==> flow/design.v <==
`timescale 1ns / 1ps
module PC(input clk,input rst, 
	input [31:0]jump_address,
	input[31:0] alu_ou_result,
	input [31:0]alu_result,
	input [1:0]pc_source,
	input zero,
	input pcwrite ,
	input pcwrite_cond,
	output reg [31:0] pc_out
    );
	 wire pc_in;
	 assign pc_in=pcwrite||(zero&&pcwrite_cond);
	always@(posedge clk or posedge rst)begin
		if(rst)begin
			pc_out<=0;
		end
		else begin
			if(pc_in)begin
				case(pc_source)
					2'b00:pc_out<=pc_out+1;
					2'b01:pc_out<=alu_ou_result;
					2'b10:pc_out<=jump_address;
					default:pc_out<=alu_result;
				endcase
			end
		end
	end
endmodule
`timescale 1ns / 1ps
module Instruction_reg(input [31:0]instruction,
input IRwrite,
input clk,
input rst,
output reg[5:0]opcode,
output reg[5:0]func,
output reg[31:0]jump_address,
output reg[4:0]rs,
output reg[4:0]rt,
output reg[4:0]rd,
output reg[31:0]signextend
    );
always@(posedge clk or posedge rst)begin
	if(rst)begin
		opcode<=0;
		rs<=0;
		rt<=0;
		rd<=0;
		func<=0;
		jump_address<=0;
		signextend<=0;
	end	
	else begin
		if(IRwrite)begin
			opcode<=instruction[31:26];
			rs<=instruction[25:21];
			rt<=instruction[20:16];
			rd<=instruction[15:11];
			func<=instruction[5:0];
			jump_address<={16'b0, instruction[15:0]};
			signextend<= {{16{instruction[15]}}, instruction[15:0]};
		end	
	end 
end
endmodule
`timescale 1ns / 1ps
module memory_data_register(input [31:0]data_in,
	input clk,input rst,
	output reg [31:0]mdr_result
    );
	always@(posedge clk or posedge rst)begin
		if(rst)begin
			mdr_result<=0;
		end
		else
			mdr_result<=data_in;
	end
endmodule
`timescale 1ns / 1ps
module controlunit (
    input clk,
    input rst,
    input [5:0] opcode,
    output PCWrite,
    output IorD,
    output MemWrite,
    output IRWrite,
    output ALUSrcA,
    output [1:0] ALUSrcB,
    output [1:0] ALUOp,
    output MemtoReg,
    output RegWrite,
    output RegDst,
    output PCWriteCond,
    output MemRead,
    output [1:0] PCSource,
    output Branch
    );
  reg PCWrite_reg, IorD_reg, MemWrite_reg, IRWrite_reg, ALUSrcA_reg, MemtoReg_reg, RegWrite_reg, RegDst_reg, PCWriteCond_reg, MemRead_reg, Branch_reg;
  reg [1:0] PCSource_reg;
  reg [1:0] ALUSrcB_reg;
  reg [1:0] ALUOp_reg;
    reg [3:0] next_state, current_state;
    parameter IDLE = 4'b0000, FETCH = 4'b0001, DECODE = 4'b0010, RTYP1 = 4'b0011, RTYP2 = 4'b0100, LW = 4'b0101,
    LW1 = 4'b0110, LW2 = 4'b0111, SW = 4'b1000, SW1 = 4'b1001, BEQ = 4'b1010, JUMP = 4'b1011;
    always@(posedge clk or posedge rst)
    begin 
        if(rst)
            current_state <= IDLE;
        else
            current_state <= next_state;
    end
    always@(current_state or opcode) begin
        case(current_state)
            IDLE: next_state = FETCH;
            FETCH: next_state= DECODE;
            DECODE: 
                case(opcode)
                    6'b000000: next_state = RTYP1;
                    6'b100011: next_state = LW;
                    6'b101011: next_state = SW;
                    6'b000100: next_state = BEQ;
                    6'b001000: next_state = JUMP;
                    default: next_state = IDLE;
                endcase
            RTYP1: next_state = RTYP2;
            LW: next_state = LW1;
            LW1: next_state = LW2;
            SW: next_state = SW1;
            SW1: next_state = IDLE;
            LW2: next_state = IDLE;
            RTYP2: next_state = IDLE;
            BEQ: next_state = IDLE;
            JUMP: next_state = IDLE;
            default: next_state = IDLE;
        endcase
    end
    always@(current_state)
    begin
            PCWrite_reg = 0;
            IorD_reg = 0;
            MemWrite_reg = 0;
            IRWrite_reg = 0;
            ALUSrcA_reg = 0;
            ALUSrcB_reg = 0;
            ALUOp_reg = 0;
            MemtoReg_reg = 0;
            RegWrite_reg = 0;
            RegDst_reg = 0;
            PCWriteCond_reg = 0;
            MemRead_reg = 0;
            PCSource_reg = 0;
            Branch_reg = 0;
        case(current_state)
            FETCH: begin
                PCWrite_reg = 1;
                IRWrite_reg = 1;
                ALUSrcB_reg = 2'b01;
					 MemRead_reg=1;
            end
            DECODE: begin
                ALUSrcB_reg = 2'b11;
            end
            RTYP1: begin
                ALUSrcA_reg = 1;
                ALUOp_reg = 2'b10;
            end
            RTYP2: begin
                RegDst_reg = 1;
                RegWrite_reg = 1;
            end
            LW, SW: begin
                ALUSrcA_reg = 1;
                ALUSrcB_reg = 2'b10;
            end
            LW1: begin
                IorD_reg = 1;
                MemRead_reg = 1;
            end
            LW2: begin
                MemtoReg_reg = 1;
                RegWrite_reg = 1;
            end
            SW1: begin
                IorD_reg = 1;
                MemWrite_reg = 1;
            end
            BEQ: begin
                ALUSrcA_reg = 1;
                ALUOp_reg = 2'b01;
                PCSource_reg = 2'b01;
                PCWriteCond_reg = 1;
                Branch_reg = 1;
            end
            JUMP: begin
                PCSource_reg = 2'b10;
                PCWrite_reg = 1;
            end
        endcase
    end
    assign PCWrite = PCWrite_reg;
    assign IorD = IorD_reg;
    assign MemWrite = MemWrite_reg;
    assign IRWrite = IRWrite_reg;
    assign ALUSrcA = ALUSrcA_reg;
    assign ALUSrcB = ALUSrcB_reg;
    assign ALUOp = ALUOp_reg;
    assign MemtoReg = MemtoReg_reg;
    assign RegWrite = RegWrite_reg;
    assign RegDst = RegDst_reg;
    assign PCWriteCond = PCWriteCond_reg;
    assign MemRead = MemRead_reg;
    assign PCSource = PCSource_reg;
    assign Branch = Branch_reg;
endmodule
module Registers( input clk,input rst,
	input [4:0]rs,
	input [4:0]rt,
	input [4:0]rd,	
	input regdst,
	input regwrite,
	input memtoreg,
	input[31:0] alu_ou_result,
	input[31:0]mdr_result,
	output reg[31:0]rs_data,
	output reg[31:0]rt_data
    );
	reg [31:0] register [9:0];
	wire [4:0] wa = regdst ? rd : rt;
	always@(*)begin
		if(rst)begin
			rs_data=0;
			rt_data=0;
		end
		else begin
			rs_data=(rs<5'd10)?register[rs]:32'b0;
			rt_data=(rt<5'd10)?register[rt]:32'b0;
		end
	end
	always@(posedge clk)begin
		if(regwrite && wa<5'd10)begin
			if(memtoreg)begin
				register[wa]<=mdr_result;
			end
			else
				register[wa]<=alu_ou_result;
		end
	end
endmodule
module registerA(input clk,input rst, input [31:0]rs_data,
	output reg[31:0]A_out
    );
	always@(posedge clk or posedge rst)begin
		if(rst)
			A_out<=0;
		else
			A_out<=rs_data;
	end
endmodule
module registerB(input clk,input rst, input [31:0]rt_data,
	output reg[31:0]B_out
    );
	always@(posedge clk or posedge rst)begin
		if(rst)
			B_out<=0;
		else
			B_out<=rt_data;
	end
endmodule
module Alu_Control(input clk,input rst,
	input [5:0]func,
	input[1:0]alu_op,
	output reg[3:0] alu_control
    );
	always @(*) begin
    if (rst) begin
        alu_control = 4'b0000;
    end
    else begin
        case (alu_op)
            2'b10: case (func)
                6'b000000: alu_control = 4'b0010;
                6'b000001: alu_control = 4'b0110;
                6'b000010: alu_control = 4'b0000;
                default: alu_control = 4'b0010;
            endcase
            2'b01: alu_control = 4'b0110;
            2'b11: alu_control = 4'b0010;
            default: alu_control = 4'b0010;
        endcase
    end
end
endmodule
module ALU(alu_result,zero,clk,inputA,inputB,signextend,pc,alu_control,alu_src_A,alu_src_B);
  output reg [31:0] alu_result;
  output reg zero;
  input clk;
  input wire [31:0] inputA,inputB;
  input wire [31:0] signextend;
  input wire [31:0]pc;
  input wire [3:0] alu_control;
  input wire alu_src_A;
  input wire [1:0]alu_src_B;
 reg [31:0] input1,input2;
  always@(*)begin
	if(alu_src_A)
		input1=inputA;
	else
		input1=pc;
  end
  always@(*)begin
	case(alu_src_B)
		2'b00:input2=inputB;
		2'b01:input2=1;
		default:input2=signextend;
	endcase	
  end
  always @(*)
      begin
          case (alu_control)
          4'b0010: alu_result = input1 + input2; 
          4'b0110: alu_result = input1 - input2; 
          4'b0000: alu_result = input1 & input2; 
          4'b0001: alu_result = input1 | input2; 
          4'b1100: alu_result = ~(input1 | input2); 
          4'b1001: alu_result = input2 << input1 ; 
          default: alu_result = input1 + input2;
       endcase
      end
  always@(alu_result)       
    begin
      if(alu_result == 32'h0000_0000)
            zero = 1'b1;
        else
            zero = 1'b0;
    end
endmodule
`timescale 1ns / 1ps
module ALUreg(input[31:0]alu_result,
	input clk,input rst,
	output reg[31:0]alu_ou_result
    );
	always@(posedge clk or posedge rst)begin
		if(rst)
			alu_ou_result<=0;
		else
			alu_ou_result<=alu_result;
	end
endmodule
`timescale 1ns / 1ps
module Integration(input clk,
	 input rst,
	 output [31:0]mem_addr,
	 output [31:0]mem_wdata,
	 output mem_we,
	 input [31:0]mem_rdata
 );
 	wire [5:0]func;
	wire [31:0]signextend;
	wire [31:0]rs_data;
	wire [31:0]rt_data;
	 wire [31:0]mdr_result;
	 wire [31:0]A_out;
	  wire [31:0]B_out;
	  wire [31:0]alu_ou_result;
	   wire[3:0]alu_control;
	 wire zero;
	 wire [31:0]instruction;
	 wire [31:0]pc_out;
	 wire [31:0]jump_address;
	 wire [31:0]alu_result;
	 wire [5:0] opcode;
	 wire [4:0] rs;
	 wire [4:0] rt;
	 wire [4:0] rd;
	 wire PCWrite;
	 wire IorD;
	 wire MemWrite;
	 wire IRWrite;
	 wire ALUSrcA;
	 wire [1:0] ALUSrcB;
	 wire [1:0] ALUOp;
	 wire MemtoReg;
	 wire RegWrite;
	 wire RegDst;
	 wire PCWriteCond;
	 wire MemRead;
	 wire [1:0] PCSource;
	 wire Branch;
	assign instruction = mem_rdata;
	assign mem_addr = IorD ? alu_ou_result : pc_out;
	assign mem_wdata = B_out;
	assign mem_we = MemWrite;
PC pc (
    .clk(clk), 
    .rst(rst), 
    .jump_address(jump_address),
    .alu_ou_result(alu_ou_result),
    .alu_result(alu_result),
    .pc_source(PCSource), 
    .zero(zero),
    .pcwrite(PCWrite), 
    .pcwrite_cond(PCWriteCond),
    .pc_out(pc_out)
    );
	Instruction_reg IR (
    .instruction(instruction), 
    .IRwrite(IRWrite), 
    .clk(clk), 
    .rst(rst), 
    .opcode(opcode), 
    .func(func), 
    .jump_address(jump_address), 
    .rs(rs), 
    .rt(rt), 
    .rd(rd), 
    .signextend(signextend)
    );
	 memory_data_register mdr (
    .data_in(mem_rdata), 
    .clk(clk), 
    .rst(rst), 
    .mdr_result(mdr_result)
    );
	 controlunit control (
    .clk(clk), 
    .rst(rst), 
    .opcode(opcode), 
    .PCWrite(PCWrite), 
    .IorD(IorD), 
    .MemWrite(MemWrite), 
    .IRWrite(IRWrite), 
    .ALUSrcA(ALUSrcA), 
    .ALUSrcB(ALUSrcB), 
    .ALUOp(ALUOp), 
    .MemtoReg(MemtoReg), 
    .RegWrite(RegWrite), 
    .RegDst(RegDst), 
    .PCWriteCond(PCWriteCond), 
    .MemRead(MemRead), 
    .PCSource(PCSource), 
    .Branch(Branch)
    );
	Registers registermem (
    .clk(clk), 
    .rst(rst), 
    .rs(rs), 
    .rt(rt), 
    .rd(rd), 
    .regdst(RegDst), 
    .regwrite(RegWrite), 
    .memtoreg(MemtoReg), 
    .alu_ou_result(alu_ou_result), 
    .mdr_result(mdr_result), 
    .rs_data(rs_data), 
    .rt_data(rt_data)
    );
	 registerA Areg (
    .clk(clk), 
    .rst(rst), 
    .rs_data(rs_data), 
    .A_out(A_out)
    );
	 registerB Breg (
    .clk(clk), 
    .rst(rst), 
    .rt_data(rt_data), 
    .B_out(B_out)
    );
	Alu_Control alu_cont(
    .clk(clk), 
    .rst(rst), 
    .func(func), 
    .alu_op(ALUOp), 
    .alu_control(alu_control)
    );
	ALU alu (
    .alu_result(alu_result), 
    .zero(zero), 
	 .clk(clk),
    .inputA(A_out), 
    .inputB(B_out), 
    .signextend(signextend), 
    .pc(pc_out), 
    .alu_control(alu_control), 
    .alu_src_A(ALUSrcA), 
    .alu_src_B(ALUSrcB)
    );
	 ALUreg alureg (
    .alu_result(alu_result), 
    .clk(clk), 
    .rst(rst), 
    .alu_ou_result(alu_ou_result)
    );
endmodule
# From RTL to reports: Integration

Tool output for the design above, in the order of the flow.
Line numbers count from 1 in the design file above.
Operators carry their Yosys type and port widths (W data, S select, Z words).
Not given: -

Design top: Integration
Clock port: clk
Cell library: sky130hd
Timing corner: tt_025C_1v80

# Word-level counts

Source: Yosys, flattened and elaborated, memories not mapped. Widths are those after wreduce; folded enables and synchronous resets count as part of the registers. Registers that Yosys merges into a memory's read port (data or address) are not register bits. Print and check cells do not count.
Memory sizes are those after Yosys's memory passes, which may raise the word count (mostly to a power of two), join words into wider ones and drop unused or constant bits.

$add $sub $neg: 3
Magnitude comparators: 3
Eq/ne operators: 21
Reductions and logical operators: 9
Bitwise logic cells: 4
Shift-type cells: 1
Muxes and demuxes: 25

Operators with widths:

| kind                    | number |
| $mux W32                | 11 |
| $pmux W32 S5            | 1 |
| $pmux W32 S3            | 1 |
| $pmux W32 S2            | 1 |
| $add A32 B1 Y32 const B | 1 |
| $add A32 B32 Y32        | 1 |
| $sub A32 B32 Y32        | 1 |
| $and A32 B32 Y32        | 1 |
| $or A32 B32 Y32         | 1 |
| $shl A32 B32 Y32        | 1 |
| $not A32 Y32            | 1 |
| $logic_not A32 Y1       | 1 |
| $pmux W4 S7             | 1 |
| $pmux W4 S5             | 1 |
| $lt A5 B4 Y1 const B    | 3 |
| $eq A4 B3 Y1 const B    | 3 |
| $eq A4 B4 Y1 const B    | 3 |
| $eq A6 B6 Y1 const B    | 2 |
| $eq A4 B1 Y1 const B    | 2 |
| $eq A4 B2 Y1 const B    | 2 |
| $logic_not A4 Y1        | 2 |
| $pmux W4 S2             | 1 |
| $eq A2 B1 Y1 const B    | 3 |
| $eq A6 B1 Y1 const B    | 1 |
| $eq A6 B2 Y1 const B    | 1 |
| $eq A6 B3 Y1 const B    | 1 |
| $eq A6 B4 Y1 const B    | 1 |
| $logic_not A6 Y1        | 1 |

Other operator kinds: 9; their cells: 16.

Register bits: 223
ROM bits: 272
Bits in writable memories: 320
Memories kept: 2
Cells after elaboration: 81
Input port bits: 34

Memory list:

| name                 | words | width | read ports | wr ports | line | text |
| registermem.register | 10    | 32    | 2          | 1        | 228  | `reg [31:0] register [9:0];` |
| (no name shown)      | 16    | 17    | 1          | 0        | 154  | `case(current_state)` |

# Logic depth

Depth = most cells in a row (Yosys ltp): at word level without a register or memory, in the mapped netlist without a sequential cell, where the memories' decode and read muxes count.

Depth after elaboration: 10
ABC_AREA: 1
Mapped depth: 41

# Mapped cells and area

Source: synth_stat.txt of the flow (Yosys; design flattened, memories mapped). It holds for the ABC_AREA given above (unset counts as 0); a run with the other value may have another netlist.

Mapped flip-flops: 516
Mapped cells: 3,310
Buffer cells: 173
Synthesis area: 0.0279843 mm2

Cells by type:

| cell                      | number | area in all (um2) |
| sky130_fd_sc_hd__edfxtp_1 | 320    | 9.61E+03 |
| sky130_fd_sc_hd__dfrtp_1  | 196    | 4.9E+03 |
| sky130_fd_sc_hd__nand2_1  | 863    | 3.24E+03 |
| sky130_fd_sc_hd__a21oi_1  | 262    | 1.31E+03 |
| sky130_fd_sc_hd__inv_1    | 348    | 1.31E+03 |
| sky130_fd_sc_hd__nand3_1  | 219    | 1.1E+03 |
| sky130_fd_sc_hd__o21ai_0  | 189    | 945.907 |
| sky130_fd_sc_hd__nor2_1   | 247    | 927.139 |
| sky130_fd_sc_hd__o211ai_1 | 71     | 533.011 |
| sky130_fd_sc_hd__clkbuf_1 | 138    | 517.997 |
| sky130_fd_sc_hd__ha_1     | 38     | 475.456 |
| sky130_fd_sc_hd__a22oi_1  | 62     | 465.446 |
| sky130_fd_sc_hd__a311oi_1 | 40     | 350.336 |
| sky130_fd_sc_hd__a211oi_1 | 42     | 315.302 |
| sky130_fd_sc_hd__nand4_1  | 35     | 218.96 |
| sky130_fd_sc_hd__xor2_1   | 23     | 201.443 |
| sky130_fd_sc_hd__mux2_2   | 16     | 180.173 |
| sky130_fd_sc_hd__o221ai_1 | 15     | 131.376 |

Not listed: further types 41, cells in them 186.

# Worst setup path after synthesis

Path of least setup slack by OpenSTA after synthesis, without wires, with an ideal clock, recovery checks aside; 20% of the period is set as input and as output delay. Where synthesis merged equal registers, the netlist keeps one of their names.

Path type: input to register
Start: input rst
End: register pc.pc_out[0]
Arrival time: 7.740 ns
Clock period: 8.0 ns
Stages on the path: 16
Path slack: 0.143 ns
Path delay: 6.257 ns
Period reached after synthesis: 7.857 ns

"path delay" = arrival - input delay + setup time.
"stages on the path": output pins that drive a net of the path, with the launching flip-flop's if there is one; two outputs of one cell count as two.
"period reached after synthesis" = period - worst setup slack (recovery checks aside). The figure is calculated, with input and output delays left at 20% of the set period.
The rows between start and end are the longest chain of elaborated cells between them; the timing report does not say that the signal goes this way. Where chains are equally long, one stands for them.
A line is the first line of the expression or statement that the cell stems from. Yosys adds cells for indexed reads and writes and turns some case tables into memories.
At most two assigning lines are given for a register; there are more.

Cells stage by stage: sky130_fd_sc_hd__inv_1 > sky130_fd_sc_hd__o21ai_1 > sky130_fd_sc_hd__buf_2 > sky130_fd_sc_hd__nand2_1 > sky130_fd_sc_hd__nand3_1 > sky130_fd_sc_hd__nor2_1 > sky130_fd_sc_hd__nand2_1 > sky130_fd_sc_hd__nor2_1 > sky130_fd_sc_hd__nand3_1 > sky130_fd_sc_hd__nor2_1 > sky130_fd_sc_hd__nand4_1 > sky130_fd_sc_hd__nor2_2 > sky130_fd_sc_hd__nand3_4 > sky130_fd_sc_hd__buf_2 > sky130_fd_sc_hd__nand3_1 > sky130_fd_sc_hd__nand2_1
Cells in the longest elaborated chain: 7
Elaborated cells on any way between the ends: 12

Ends and longest elaborated chain, post-synthesis:

| element             | line | text |
| start, declared     | 352  | `input rst,` |
| $mux W4             | 276  | `if (rst) begin` |
| $eq A4 B4 Y1        | 320  | `case (alu_control)` |
| $pmux W32 S5        | 320  |  |
| $logic_not A32 Y1   | 332  | `if(alu_result == 32'h0000_0000)` |
| $mux W1             | 332  |  |
| $logic_and A1 B1 Y1 | 13   | `assign pc_in=pcwrite\|\|(zero&&pcwrite_cond);` |
| $logic_or A1 B1 Y1  | 13   |  |
| end, assigned       | 21   | `2'b00:pc_out<=pc_out+1;` |
| end, assigned       | 22   | `2'b01:pc_out<=alu_ou_result;` |
| end, declared       | 10   | `output reg [31:0] pc_out` |

# Timing after layout

Path of least setup slack in the final report of run A (OpenROAD, finished layout, wires in). Where an end is a register, its clock arrival counts in the times.

Path type: input to register
Start: input rst
End: register pc.pc_out[5]
Arrival time: 7.45 ns
Path slack: 1.57 ns
Stages on the path: 25
Clock period: 8.49 ns

The rows between start and end are the longest chain of elaborated cells between them; the timing report does not say that the signal goes this way. Where chains are equally long, one stands for them.
At most two assigning lines are given for a register; there are more.

Cells stage by stage: sky130_fd_sc_hd__clkdlybuf4s50_1 > sky130_fd_sc_hd__nor2_2 > sky130_fd_sc_hd__clkinv_2 > sky130_fd_sc_hd__clkbuf_1 > sky130_fd_sc_hd__nand2_1 > sky130_fd_sc_hd__xor2_1 > sky130_fd_sc_hd__ha_1 > sky130_fd_sc_hd__nand2_1 > sky130_fd_sc_hd__nor2_1 > sky130_fd_sc_hd__nand2_1 > sky130_fd_sc_hd__nand2_1 > sky130_fd_sc_hd__nand2_1 > sky130_fd_sc_hd__nand3_1 > sky130_fd_sc_hd__nand2_1 > sky130_fd_sc_hd__nor2_1 > sky130_fd_sc_hd__nand2_1 > sky130_fd_sc_hd__nor2_1 > sky130_fd_sc_hd__nand3_1 > sky130_fd_sc_hd__nor2_1 > sky130_fd_sc_hd__nand4_1 > sky130_fd_sc_hd__nor2_2 > sky130_fd_sc_hd__nand3_4 > sky130_fd_sc_hd__buf_2 > sky130_fd_sc_hd__nand3_1 > sky130_fd_sc_hd__nand2_1
Cells in the longest elaborated chain: 7
Elaborated cells on any way between the ends: 12

Ends and longest elaborated chain, after layout:

| element             | line | text |
| start, declared     | 352  | `input rst,` |
| $mux W4             | 276  | `if (rst) begin` |
| $eq A4 B4 Y1        | 320  | `case (alu_control)` |
| $pmux W32 S5        | 320  |  |
| $logic_not A32 Y1   | 332  | `if(alu_result == 32'h0000_0000)` |
| $mux W1             | 332  |  |
| $logic_and A1 B1 Y1 | 13   | `assign pc_in=pcwrite\|\|(zero&&pcwrite_cond);` |
| $logic_or A1 B1 Y1  | 13   |  |
| end, assigned       | 21   | `2'b00:pc_out<=pc_out+1;` |
| end, assigned       | 22   | `2'b01:pc_out<=alu_ou_result;` |
| end, declared       | 10   | `output reg [31:0] pc_out` |

Nets of the timed path that keep an RTL name, with a line that drives or declares them; the list need not be complete.

Nets with RTL names, path after layout:

| signal            | line |
| alu.alu_result[8] | 320 |

## Implementation results

Module Integration, platform sky130hd: 4 stored runs of the flow (Yosys, OpenROAD) with differing settings, in no particular order. Input and output delays are each 20% of the period that was set; the output load is 0.01 pF.
"period achieved": clock period set for the run, less the worst setup slack. It is reckoned from that one timing run; input and output delays stay at 20% of the period that was set.
"time used up by the worst setup path" = time allowed to the worst setup path (clock period - input delay - output delay, where it has them) - its slack; a late launch clock adds to it, a late capture clock takes from it.

## Run A

==> flow/run.sh <==
#!/bin/bash
# the make line also repeats the synthesis and layout settings of config.mk as NAME=value (left out here)
make -C /OpenROAD-flow-scripts/flow DESIGN_CONFIG=/design/flow/config.mk WORK_HOME=/design/flow/orfs CLKGATE_MAP_FILE= finish
==> flow/config.mk <==
export PLATFORM = sky130hd
export DESIGN_NAME = Integration
export DESIGN_NICKNAME = Integration
export VERILOG_FILES = /design/flow/design.v
export SDC_FILE = /design/flow/constraint.sdc
export NUM_CORES = 4
export LEC_CHECK = 0
export ABC_AREA = 1
export CAP_MARGIN = 20
export CELL_PAD_IN_SITES_DETAIL_PLACEMENT = 2
export CELL_PAD_IN_SITES_GLOBAL_PLACEMENT = 2
export CORE_MARGIN = 6
export CORE_UTILIZATION = 40
export CTS_CLUSTER_DIAMETER = 239
export GPL_TIMING_DRIVEN = 0
export HOLD_SLACK_MARGIN = 0.16
export PLACE_DENSITY_LB_ADDON = 0.22
export SETUP_SLACK_MARGIN = 1.32
export SLEW_MARGIN = 20
export TNS_END_PERCENT = 95
==> flow/constraint.sdc <==
create_clock -name core_clock -period 8.49 [get_ports {clk}]
set_input_delay 1.6980 -clock core_clock [delete_from_list [all_inputs] [get_ports {clk}]]
set_output_delay 1.6980 -clock core_clock [all_outputs]
set_load 0.01 [all_outputs]

| result of run A | value |
|---|---|
| synthesis area | 0.0279843 mm2 |
| total die area | 0.0764522 mm2 |
| standard-cell area of the final layout | 0.0328553 mm2 |
| worst setup slack after layout | 1.572 ns |
| total negative slack | 0.000 ns |
| worst-case hold slack | 0.540 ns |
| period achieved | 6.918 ns |
| time used up by the worst setup path | 5.22 ns |
| type of the worst setup path | input to register |

## Run B

==> flow/run.sh <==
#!/bin/bash
# the make line also repeats the synthesis and layout settings of config.mk as NAME=value (left out here)
make -C /OpenROAD-flow-scripts/flow DESIGN_CONFIG=/design/flow/config.mk WORK_HOME=/design/flow/orfs CLKGATE_MAP_FILE= finish
==> flow/config.mk <==
export PLATFORM = sky130hd
export DESIGN_NAME = Integration
export DESIGN_NICKNAME = Integration
export VERILOG_FILES = /design/flow/design.v
export SDC_FILE = /design/flow/constraint.sdc
export NUM_CORES = 4
export LEC_CHECK = 0
export CAP_MARGIN = 25
export CELL_PAD_IN_SITES_GLOBAL_PLACEMENT = 3
export CORE_MARGIN = 2
export CORE_UTILIZATION = 25
export CTS_CLUSTER_SIZE = 59
export GPL_ROUTABILITY_DRIVEN = 1
export MIN_ROUTING_LAYER = met2
export SETUP_SLACK_MARGIN = -0.07
export SLEW_MARGIN = 20
export TNS_END_PERCENT = 95
==> flow/constraint.sdc <==
create_clock -name core_clock -period 6.18 [get_ports {clk}]
set_input_delay 1.2360 -clock core_clock [delete_from_list [all_inputs] [get_ports {clk}]]
set_output_delay 1.2360 -clock core_clock [all_outputs]
set_load 0.01 [all_outputs]

| result of run B | value |
|---|---|
| synthesis area | 0.0274 mm2 |
| total die area | 0.112265 mm2 |
| standard-cell area of the final layout | 0.0338224 mm2 |
| worst setup slack after layout | 0.081 ns |
| total negative slack | 0.000 ns |
| worst-case hold slack | 0.531 ns |
| period achieved | 6.099 ns |
| time used up by the worst setup path | 6.10 ns |
| type of the worst setup path | register to register |

## Run C

==> flow/run.sh <==
#!/bin/bash
# the make line also repeats the synthesis and layout settings of config.mk as NAME=value (left out here)
make -C /OpenROAD-flow-scripts/flow DESIGN_CONFIG=/design/flow/config.mk WORK_HOME=/design/flow/orfs CLKGATE_MAP_FILE= finish
==> flow/config.mk <==
export PLATFORM = sky130hd
export DESIGN_NAME = Integration
export DESIGN_NICKNAME = Integration
export VERILOG_FILES = /design/flow/design.v
export SDC_FILE = /design/flow/constraint.sdc
export NUM_CORES = 4
export LEC_CHECK = 0
export CAP_MARGIN = 20
export CELL_PAD_IN_SITES_GLOBAL_PLACEMENT = 2
export CORE_MARGIN = 6
export CORE_UTILIZATION = 40
export CTS_CLUSTER_DIAMETER = 239
export GPL_TIMING_DRIVEN = 1
export SLEW_MARGIN = 20
export TNS_END_PERCENT = 95
==> flow/constraint.sdc <==
create_clock -name core_clock -period 8.49 [get_ports {clk}]
set_input_delay 1.6980 -clock core_clock [delete_from_list [all_inputs] [get_ports {clk}]]
set_output_delay 1.6980 -clock core_clock [all_outputs]
set_load 0.01 [all_outputs]

| result of run C | value |
|---|---|
| synthesis area | 0.0274 mm2 |
| total die area | 0.0749254 mm2 |
| standard-cell area of the final layout | 0.0313813 mm2 |
| worst setup slack after layout | 0.786 ns |
| total negative slack | 0.000 ns |
| worst-case hold slack | 0.537 ns |
| period achieved | 7.704 ns |
| time used up by the worst setup path | 7.70 ns |
| type of the worst setup path | register to register |

## Run D

==> flow/run.sh <==
#!/bin/bash
# the make line also repeats the synthesis and layout settings of config.mk as NAME=value (left out here)
make -C /OpenROAD-flow-scripts/flow DESIGN_CONFIG=/design/flow/config.mk WORK_HOME=/design/flow/orfs CLKGATE_MAP_FILE= finish
==> flow/config.mk <==
export PLATFORM = sky130hd
export DESIGN_NAME = Integration
export DESIGN_NICKNAME = Integration
export VERILOG_FILES = /design/flow/design.v
export SDC_FILE = /design/flow/constraint.sdc
export NUM_CORES = 4
export LEC_CHECK = 0
export CAP_MARGIN = 20
export CORE_MARGIN = 2
export CORE_UTILIZATION = 40
export SLEW_MARGIN = 20
==> flow/constraint.sdc <==
create_clock -name core_clock -period 7.6 [get_ports {clk}]
set_input_delay 1.5200 -clock core_clock [delete_from_list [all_inputs] [get_ports {clk}]]
set_output_delay 1.5200 -clock core_clock [all_outputs]
set_load 0.01 [all_outputs]

| result of run D | value |
|---|---|
| synthesis area | 0.0274 mm2 |
| total die area | 0.0706098 mm2 |
| standard-cell area of the final layout | 0.0312024 mm2 |
| worst setup slack after layout | 0.646 ns |
| total negative slack | 0.000 ns |
| worst-case hold slack | 0.546 ns |
| period achieved | 6.954 ns |
| time used up by the worst setup path | 6.95 ns |
| type of the worst setup path | register to register |
